==> flow/design.v <==
`default_nettype none
module spm #(parameter size = 32)(
    input wire              clk, 
    input wire              rst,
    input wire              clr,
    input wire              y,
    input wire [size-1:0]   x,
    output wire             p
);
    wire[size-1:1] pp;
    wire[size-1:0] xy;
    genvar i;
    CSADD csa0 (.clk(clk), .rst(rst), .clr(clr), .x(x[0]&y), .y(pp[1]), .sum(p));
    generate 
        for(i=1; i<size-1; i=i+1) begin
            CSADD csa (.clk(clk), .rst(rst), .clr(clr), .x(x[i]&y), .y(pp[i+1]), .sum(pp[i]));
        end 
    endgenerate
    TCMP tcmp (.clk(clk), .rst(rst), .clr(clr), .a(x[size-1]&y), .s(pp[size-1]));
endmodule
module CSADD(
    input wire  clk, 
    input wire  rst,
    input wire  clr,
    input wire  x, 
    input wire  y,
    output reg  sum
);
    reg sc;
    wire hsum1, hco1;
    assign hsum1 = y ^ sc;
    assign hco1 = y & sc;
    wire hsum2, hco2;
    assign hsum2 = x ^ hsum1;
    assign hco2 = x & hsum1;
    always @(posedge clk or posedge rst) begin
        if (rst) begin
            sum <= 1'b0;
            sc <= 1'b0;
        end
        else if (clr) begin
            sum <= 1'b0;
            sc <= 1'b0;
        end
        else begin
            sum <= hsum2;
            sc <= hco1 ^ hco2;
        end
    end
endmodule
module TCMP (
    input wire  clk, 
    input wire  rst,
    input wire  clr,
    input wire  a, 
    output reg  s
);
    reg z;
    always @(posedge clk or posedge rst) begin
        if (rst) begin
            s <= 1'b0;
            z <= 1'b0;
        end
        else if (clr) begin
            s <= 1'b0;
            z <= 1'b0;
        end
        else begin
            z <= a | z;
            s <= a ^ z;
        end
    end
endmodule
`default_nettype none
module mul32 (
    input wire          clk,
    input wire          rst,
    input wire          start,
    input wire  [31:0]  mc,
    input wire  [31:0]  mp,
    output reg  [63:0]  p,
    output wire         done
);
    wire        pw;
    reg [31:0]  Y;
    reg [7:0]   cnt, ncnt;
    reg [1:0]   state, nstate;
    localparam  IDLE=0, RUNNING=1, DONE=2;
    always @(posedge clk or posedge rst)
        if(rst)
            state  <= IDLE;
        else 
            state <= nstate;
    always @*
        case(state)
            IDLE    :   if(start) nstate = RUNNING; else nstate = IDLE;
            RUNNING :   if(cnt == 64) nstate = DONE; else nstate = RUNNING; 
            DONE    :   if(start) nstate = RUNNING; else nstate = DONE;
            default :   nstate = IDLE;
        endcase
    always @(posedge clk)
        cnt <= ncnt;
    always @*
        case(state)
            IDLE    :   ncnt = 0;
            RUNNING :   ncnt = cnt + 1;
            DONE    :   ncnt = 0;
            default :   ncnt = 0;
        endcase
    always @(posedge clk or posedge rst)
        if(rst)
            Y <= 32'b0;
        else if((start == 1'b1)) 
            Y <= mp;
        else if(state==RUNNING) 
            Y <= (Y >> 1);
    always @(posedge clk) 
        if(start)
            p <= 64'b0;
        else if(state==RUNNING)
            p <= {pw, p[63:1]};
    wire y = (state==RUNNING) ? Y[0] : 1'b0;
    spm #(.size(32)) spm32(
        .clk(clk),
        .rst(rst),
        .clr(start),
        .x(mc),
        .y(y),
        .p(pw)
    );
    assign done = (state == DONE);
endmodule
`default_nettype none
module user_proj_mul32 
(
    input wb_clk_i,
    input wb_rst_i,
    input wbs_stb_i,
    input wbs_cyc_i,
    input wbs_we_i,
    input [3:0] wbs_sel_i,
    input [31:0] wbs_dat_i,
    input [31:0] wbs_adr_i,
    output reg wbs_ack_o,
    output reg [31:0] wbs_dat_o,
    output [2:0] irq
);
    reg start;
    wire done;
    wire sys_clk;
    localparam MC_OFF = 8'h00, MP_OFF = 8'h04, P0_OFF = 8'h08, P1_OFF = 8'h0C;
    reg  [31:0]         MP, MC;
    wire [63:0]         P;
    wire                valid           = wbs_stb_i & wbs_cyc_i;
    wire                we              = wbs_we_i && valid;
    wire                re              = ~wbs_we_i && valid;
    wire [3:0]          byte_wr_en      = wbs_sel_i & {4{we}}; 
    wire                we_mp_reg       = we & (wbs_adr_i[7:0] == MP_OFF);
    wire                we_mc_reg       = we & (wbs_adr_i[7:0] == MC_OFF);
    wire                re_mp_reg       = re & (wbs_adr_i[7:0] == MP_OFF);
    wire                re_mc_reg       = re & (wbs_adr_i[7:0] == MC_OFF);
    wire                re_p0_reg       = re & (wbs_adr_i[7:0] == P0_OFF);
    wire                re_p1_reg       = re & (wbs_adr_i[7:0] == P1_OFF);
    assign sys_clk = wb_clk_i;
    always @(posedge sys_clk or posedge wb_rst_i) begin  
        if(wb_rst_i)
            MC <= 32'h0;
        else if(we_mc_reg)  
            MC <= wbs_dat_i;
    end
    always @(posedge sys_clk or posedge wb_rst_i) begin  
        if(wb_rst_i)
            MP <= 32'h0;
        else if(we_mp_reg) 
            MP <= wbs_dat_i;
    end 
    always @(posedge sys_clk or posedge wb_rst_i) begin  
        if(wb_rst_i)
            wbs_ack_o <= 0;
        else
        begin
            if ((we_mc_reg || we_mp_reg || (re_p0_reg && done) || (re_p1_reg && done)))
            begin
                wbs_ack_o <=1;
            end
            else 
                wbs_ack_o <=0; 
        end
    end
    always@(posedge sys_clk or posedge wb_rst_i) begin
        if(wb_rst_i)
            wbs_dat_o <= 32'hDEADBEEF;
        else
        begin
            if (re_p0_reg)
                wbs_dat_o <= P[31:0];
            else if (re_p1_reg)
                 wbs_dat_o <= P[63:32];
            else if (re_mp_reg)
                 wbs_dat_o <= MP;
            else if (re_mc_reg)
                 wbs_dat_o <= MC;
            else
               wbs_dat_o <= 32'hDEADBEEF; 
        end
    end
    always @(posedge sys_clk) 
        start <= (we_mp_reg && wbs_ack_o) ? 1'b1 : 1'b0;
    assign irq = 3'b000;	 
    mul32 mul (
        .clk(wb_clk_i),
        .rst(wb_rst_i),
        .start(start),
        .mc(MC),
        .mp(MP),
        .p(P),
        .done(done)
    );
endmodule
# Step by step through the tools: user_proj_mul32
# Each step is given for the RTL above and for the edited RTL.
# "before" refers to lines of the RTL above, "after" to lines of the edited file.
# "change" is "after" less "before", of the values as shown; "change_rel_pct" is that difference over "before", in percent.
# Not given: -
dict set report inputs {
  top_module {user_proj_mul32}
  clock {wb_clk_i}
  lib {sky130hd}
  lib_corner {tt_025C_1v80}
}

# Diff
# The edit as a unified diff against the file above.
# A script made this edit. It changes what the design does and was not meant as an optimisation.
# begin of diff
@@ -121,5 +121,5 @@
             p <= {pw, p[63:1]};
     wire y = (state==RUNNING) ? Y[0] : 1'b0;
-    spm #(.size(32)) spm32(
+    spm #(.size(40)) spm32(
         .clk(clk),
         .rst(rst),
# end of diff

# Word level
# Counts by Yosys on the flattened word-level netlist (proc, flatten, opt, wreduce; memories kept). Register bits leave out memories and registers merged into their read ports (data or address). Print and check cells are left out. Cells with the same type and inputs are merged into one.
# item before after change change_rel_pct
set word_totals {}
lappend word_totals {ff_bits 268 268 0 0.00}
lappend word_totals {elab_cells 365 365 0 0.00}
# item before after change change_rel_pct
set op_classes {}
lappend op_classes {addsub 1 1 0 0.00}
lappend op_classes {equal 6 6 0 0.00}
lappend op_classes {mux 77 77 0 0.00}
lappend op_classes {n_logic 197 197 0 0.00}
lappend op_classes {reduce_logical 11 11 0 0.00}
# op before after change change_rel_pct
set ops {}
lappend ops {{AND 1 bit} 101 102 1 0.99}
lappend ops {{bitwise OR 1 bit} 1 0 -1 -100.00}
lappend ops {{XOR 1 bit} 94 94 0 0.00}
lappend ops {{two-way mux 1 bit} 68 68 0 0.00}
lappend ops {{two-way mux 32 bit} 6 6 0 0.00}
lappend ops {{logical AND 1 bit} 5 5 0 0.00}
lappend ops {{logical OR 1 bit} 3 3 0 0.00}
lappend ops {{== test 8 x 4 -> 1 bit (second input constant)} 2 2 0 0.00}
lappend ops {{two-way mux 2 bit} 2 2 0 0.00}
lappend ops {{adder 8 x 1 -> 8 bit (second input constant)} 1 1 0 0.00}
lappend ops {{== test 2 x 1 -> 1 bit (second input constant)} 1 1 0 0.00}
lappend ops {{== test 2 bit (second input constant)} 1 1 0 0.00}
lappend ops {{== test 8 x 3 -> 1 bit (second input constant)} 1 1 0 0.00}
lappend ops {{== test 8 x 7 -> 1 bit (second input constant)} 1 1 0 0.00}
lappend ops {{zero test 2 bit} 1 1 0 0.00}
lappend ops {{zero test 8 bit} 1 1 0 0.00}
lappend ops {{NOT 1 bit} 1 1 0 0.00}
lappend ops {{parallel mux 2 bit (select 3 bit)} 1 1 0 0.00}
lappend ops {{nonzero test 2 bit} 1 1 0 0.00}

# Logic depth
# Longest topological path by Yosys (ltp), each cell counted once; first at word level (registers and memories cut), then after technology mapping (sequential cells cut; the memories' decode and read muxes count).
# item before after change change_rel_pct
set logic_depth {}
lappend logic_depth {depth_word 7 7 0 0.00}
lappend logic_depth {abc_area 0 0 - -}
lappend logic_depth {mapped_depth 6 6 0 0.00}

# Mapped cells and area
# The flow's flattened synthesis, as Yosys stat reports it; memories are mapped. The netlist is that of the ABC_AREA named above (0 if unset); the other value can give another one.
# cell_type before after change change_rel_pct
set types {}
lappend types {sky130_fd_sc_hd__mux2_2 31 63 32 103.23}
lappend types {sky130_fd_sc_hd__nand2b_1 25 1 -24 -96.00}
lappend types {sky130_fd_sc_hd__mux4_2 32 9 -23 -71.88}
lappend types {sky130_fd_sc_hd__o22ai_1 0 23 23 -}
lappend types {sky130_fd_sc_hd__mux2i_1 95 111 16 16.84}
lappend types {sky130_fd_sc_hd__nand2_1 33 49 16 48.48}
lappend types {sky130_fd_sc_hd__or2_2 0 8 8 -}
lappend types {sky130_fd_sc_hd__clkbuf_1 37 43 6 16.22}
lappend types {sky130_fd_sc_hd__buf_2 7 4 -3 -42.86}
lappend types {sky130_fd_sc_hd__mux2_1 4 1 -3 -75.00}
lappend types {sky130_fd_sc_hd__and3_1 31 33 2 6.45}
lappend types {sky130_fd_sc_hd__buf_1 10 12 2 20.00}
lappend types {sky130_fd_sc_hd__inv_1 8 6 -2 -25.00}
lappend types {sky130_fd_sc_hd__or4b_4 2 0 -2 -100.00}
lappend types {sky130_fd_sc_hd__or4_1 1 3 2 200.00}
lappend types {sky130_fd_sc_hd__or2_1 0 2 2 -}
lappend types {sky130_fd_sc_hd__nor2_1 71 70 -1 -1.41}
lappend types {sky130_fd_sc_hd__nor2b_1 64 65 1 1.56}
# Not every row of either side is listed.
# item before after change change_rel_pct
set mapped {}
lappend mapped {stdcells 858 913 55 6.41}
lappend mapped {yosys_area_mm2 0.0114347 0.0115686 0.0001339 1.17}
lappend mapped {seq_area_mm2 0.0063974 0.0063974 0.0000000 0.00}
lappend mapped {ff_cells 269 269 0 0.00}
lappend mapped {buffers 60 65 5 8.33}
# By module: a second synthesis without flattening, with its own total; a netlist apart from the flattened one above.
# item before after change change_rel_pct
set unflattened {}
lappend unflattened {hier_cells 884 942 58 6.56}
lappend unflattened {hier_area_mm2 0.0116174 0.0123769 0.0007595 6.54}
# Each row is one instance without its submodules.
# module n_inst cells area_mm2 mod_seq_area_mm2
set by_module_before {}
lappend by_module_before {user_proj_mul32 1 261 0.0044443 0.0024774}
lappend by_module_before {mul32 1 394 0.0041577 0.0023185}
lappend by_module_before {CSADD 31 6 0.0000863 0.00005}
lappend by_module_before {{spm (size=32)} 1 35 0.0002552 0}
lappend by_module_before {TCMP 1 8 0.0000838 0.00005}
# module n_inst cells area_mm2 mod_seq_area_mm2
set by_module_after {}
lappend by_module_after {user_proj_mul32 1 261 0.0044443 0.0024774}
lappend by_module_after {mul32 1 395 0.0041615 0.0023185}
lappend by_module_after {CSADD 39 6 0.0000863 0.00005}
lappend by_module_after {{spm (size=40)} 1 44 0.0003203 0}
lappend by_module_after {TCMP 1 8 0.0000838 0.00005}

# Worst setup path after synthesis
# Path of least setup slack by OpenSTA after synthesis, without wires, with an ideal clock, recovery checks aside; 20% of the period is set as input and as output delay. Where synthesis merged equal registers, the netlist keeps one of their names.
# item before after change change_rel_pct
set synth_path {}
lappend synth_path {path_kind {input port to flip-flop} {input port to flip-flop} - -}
lappend synth_path {start {input port wbs_adr_i[5]} {input port wbs_adr_i[5]} - -}
lappend synth_path {end {register MP[10]} {register MC[0]} - -}
lappend synth_path {tclk_ns 10.0 10.0 0.0 0.00}
lappend synth_path {launch_ns 2.000 2.000 0.000 0.00}
lappend synth_path {arrival_time_ns 3.647 3.637 -0.010 -0.27}
lappend synth_path {t_required_ns 9.875 9.875 0.000 0.00}
lappend synth_path {path_slack_ns 6.228 6.238 0.010 -}
lappend synth_path {path_delay_ns 1.772 1.762 -0.010 -0.56}
lappend synth_path {stages 5 5 0 0.00}
lappend synth_path {period_less_setup_slack_ns 3.772 3.762 -0.010 -0.27}
# "path_delay_ns" is the arrival time less input delay plus setup time.
# "stages": output pins that drive a net of the path, with the launching flip-flop's if there is one; two outputs of one cell count as two.
# "period_less_setup_slack_ns" is the clock period less the worst setup slack; recovery checks do not enter. This is arithmetic on one report: input and output delays are still those of the set period (20% each).
# The rows between start and end are the longest chain of elaborated cells between them; the timing report does not say that the signal goes this way. Where chains are equally long, one stands for them.
# A line is the first line of the expression or statement that the cell stems from. Yosys adds cells for indexed reads and writes and turns some case tables into memories.
dict set report synth_between_before {
  cell_sequence {sky130_fd_sc_hd__or4b_4 sky130_fd_sc_hd__or4_1 sky130_fd_sc_hd__buf_2 sky130_fd_sc_hd__buf_6 sky130_fd_sc_hd__mux2_4}
  elab_chain_cells 2
  cone_cells 2
}
# item line
set synth_lines_before {}
lappend synth_lines_before {{start, declared} 143} ;# input [31:0] wbs_adr_i,
lappend synth_lines_before {{== test 8 x 3 -> 1 bit} 158} ;# wire                we_mp_reg       = we & (wbs_adr_i[7:0] == MP_OFF);
lappend synth_lines_before {{AND 1 bit} 158}
lappend synth_lines_before {{end, assigned} 173} ;# MP <= 32'h0;
lappend synth_lines_before {{end, assigned} 175} ;# MP <= wbs_dat_i;
lappend synth_lines_before {{end, declared} 152} ;# reg  [31:0]         MP, MC;
dict set report synth_between_after {
  cell_sequence {sky130_fd_sc_hd__or4_4 sky130_fd_sc_hd__or4_1 sky130_fd_sc_hd__buf_2 sky130_fd_sc_hd__buf_6 sky130_fd_sc_hd__mux2_4}
  elab_chain_cells 2
  cone_cells 2
}
# item line
set synth_lines_after {}
lappend synth_lines_after {{start, declared} 143} ;# input [31:0] wbs_adr_i,
lappend synth_lines_after {{zero test 8 bit} 159} ;# wire                we_mc_reg       = we & (wbs_adr_i[7:0] == MC_OFF);
lappend synth_lines_after {{AND 1 bit} 159}
lappend synth_lines_after {{end, assigned} 167} ;# MC <= 32'h0;
lappend synth_lines_after {{end, assigned} 169} ;# MC <= wbs_dat_i;
lappend synth_lines_after {{end, declared} 152} ;# reg  [31:0]         MP, MC;

# Timing after layout
# From the final timing report of each run of pair 1: the path of least setup slack in the routed layout; clock arrival at registers is part of the times.
# item before after change change_rel_pct
set layout_path {}
lappend layout_path {path_kind {input port to flip-flop} {input port to flip-flop} - -}
lappend layout_path {start {input port wbs_adr_i[5]} {input port wbs_adr_i[3]} - -}
lappend layout_path {end {register MP[10]} {register MC[11]} - -}
lappend layout_path {tclk_ns 10.0 10.0 0.0 0.00}
lappend layout_path {launch_ns 2.00 2.00 0.00 0.00}
lappend layout_path {arrival_time_ns 4.89 4.88 -0.01 -0.20}
lappend layout_path {t_required_ns 10.42 10.42 0.00 0.00}
lappend layout_path {path_slack_ns 5.52 5.54 0.02 -}
lappend layout_path {stages 5 5 0 0.00}
# The rows between start and end are the longest chain of elaborated cells between them; the timing report does not say that the signal goes this way. Where chains are equally long, one stands for them.
dict set report layout_between_before {
  cell_sequence {sky130_fd_sc_hd__clkdlybuf4s50_1 sky130_fd_sc_hd__or4b_4 sky130_fd_sc_hd__or4_2 sky130_fd_sc_hd__buf_4 sky130_fd_sc_hd__mux2_4}
  elab_chain_cells 2
  cone_cells 2
}
# item line
set layout_lines_before {}
lappend layout_lines_before {{start, declared} 143} ;# input [31:0] wbs_adr_i,
lappend layout_lines_before {{== test 8 x 3 -> 1 bit} 158} ;# wire                we_mp_reg       = we & (wbs_adr_i[7:0] == MP_OFF);
lappend layout_lines_before {{AND 1 bit} 158}
lappend layout_lines_before {{end, assigned} 173} ;# MP <= 32'h0;
lappend layout_lines_before {{end, assigned} 175} ;# MP <= wbs_dat_i;
lappend layout_lines_before {{end, declared} 152} ;# reg  [31:0]         MP, MC;
dict set report layout_between_after {
  cell_sequence {sky130_fd_sc_hd__clkdlybuf4s50_1 sky130_fd_sc_hd__or3b_2 sky130_fd_sc_hd__or4_2 sky130_fd_sc_hd__buf_4 sky130_fd_sc_hd__mux2_4}
  elab_chain_cells 2
  cone_cells 2
}
# item line
set layout_lines_after {}
lappend layout_lines_after {{start, declared} 143} ;# input [31:0] wbs_adr_i,
lappend layout_lines_after {{zero test 8 bit} 159} ;# wire                we_mc_reg       = we & (wbs_adr_i[7:0] == MC_OFF);
lappend layout_lines_after {{AND 1 bit} 159}
lappend layout_lines_after {{end, assigned} 167} ;# MC <= 32'h0;
lappend layout_lines_after {{end, assigned} 169} ;# MC <= wbs_dat_i;
lappend layout_lines_after {{end, declared} 152} ;# reg  [31:0]         MP, MC;

# Measured runs
# Both versions went through the flow (Yosys, OpenROAD) with the same settings in each pair. Constraints: input delay and output delay 20% of the set period each, output load 0.01 pF.
dict set report flow_settings_pair_1 {
  CORE_UTILIZATION 40
  period_ns 10.0
  CAP_MARGIN 20
  CORE_MARGIN 2
  SLEW_MARGIN 20
}
# item before after change change_rel_pct
set measured_pair_1 {}
lappend measured_pair_1 {yosys.chip_area_mm2 0.0114347 0.0115686 0.0001339 1.17}
lappend measured_pair_1 {die_area_mm2 0.029955 0.0302986 0.0003436 1.15}
lappend measured_pair_1 {stdcell_area_mm2 0.0134629 0.0136393 0.0001764 1.31}
lappend measured_pair_1 {finish.utilization_pct 48.2 47.6 -0.6 -}
lappend measured_pair_1 {setup_ws_ns 5.524 5.540 0.016 -}
lappend measured_pair_1 {tns_setup_ns 0.000 0.000 0.000 -}
lappend measured_pair_1 {holdWs_ns 0.464 0.469 0.005 -}
lappend measured_pair_1 {power_total_uw 2171 2253 82 3.78}
lappend measured_pair_1 {clock_period_reached_ns 4.476 4.460 -0.016 -0.36}
dict set report flow_settings_pair_2 {
  CELL_PAD_IN_SITES_DETAIL_PLACEMENT 2
  CORE_ASPECT_RATIO 1.06
  CORE_MARGIN 10
  CORE_UTILIZATION 43
  CTS_CLUSTER_DIAMETER 162
  MIN_ROUTING_LAYER {met1}
  PLACE_DENSITY 0.55
  SLEW_MARGIN 35
  period_ns 7.42
  CAP_MARGIN 20
}
# item before after change change_rel_pct
set measured_pair_2 {}
lappend measured_pair_2 {yosys.chip_area_mm2 0.0114347 0.0115686 0.0001339 1.17}
lappend measured_pair_2 {die_area_mm2 0.0335177 0.0338672 0.0003495 1.04}
lappend measured_pair_2 {stdcell_area_mm2 0.0136869 0.0136018 -0.0000851 -0.62}
lappend measured_pair_2 {finish.utilization_pct 52.1 51.5 -0.6 -}
lappend measured_pair_2 {setup_ws_ns 3.782 3.922 0.140 -}
lappend measured_pair_2 {tns_setup_ns 0.000 0.000 0.000 -}
lappend measured_pair_2 {holdWs_ns 0.485 0.484 -0.001 -}
lappend measured_pair_2 {power_total_uw 3270 3021 -249 -7.61}
lappend measured_pair_2 {clock_period_reached_ns 3.638 3.498 -0.140 -3.85}
# "clock_period_reached_ns" is the run's clock period less its worst setup slack. It is reckoned from that one timing run; input and output delays stay at 20% of the period that was set.
# "power_total_uw" is the tool's figure for a default switching activity; nothing was simulated.
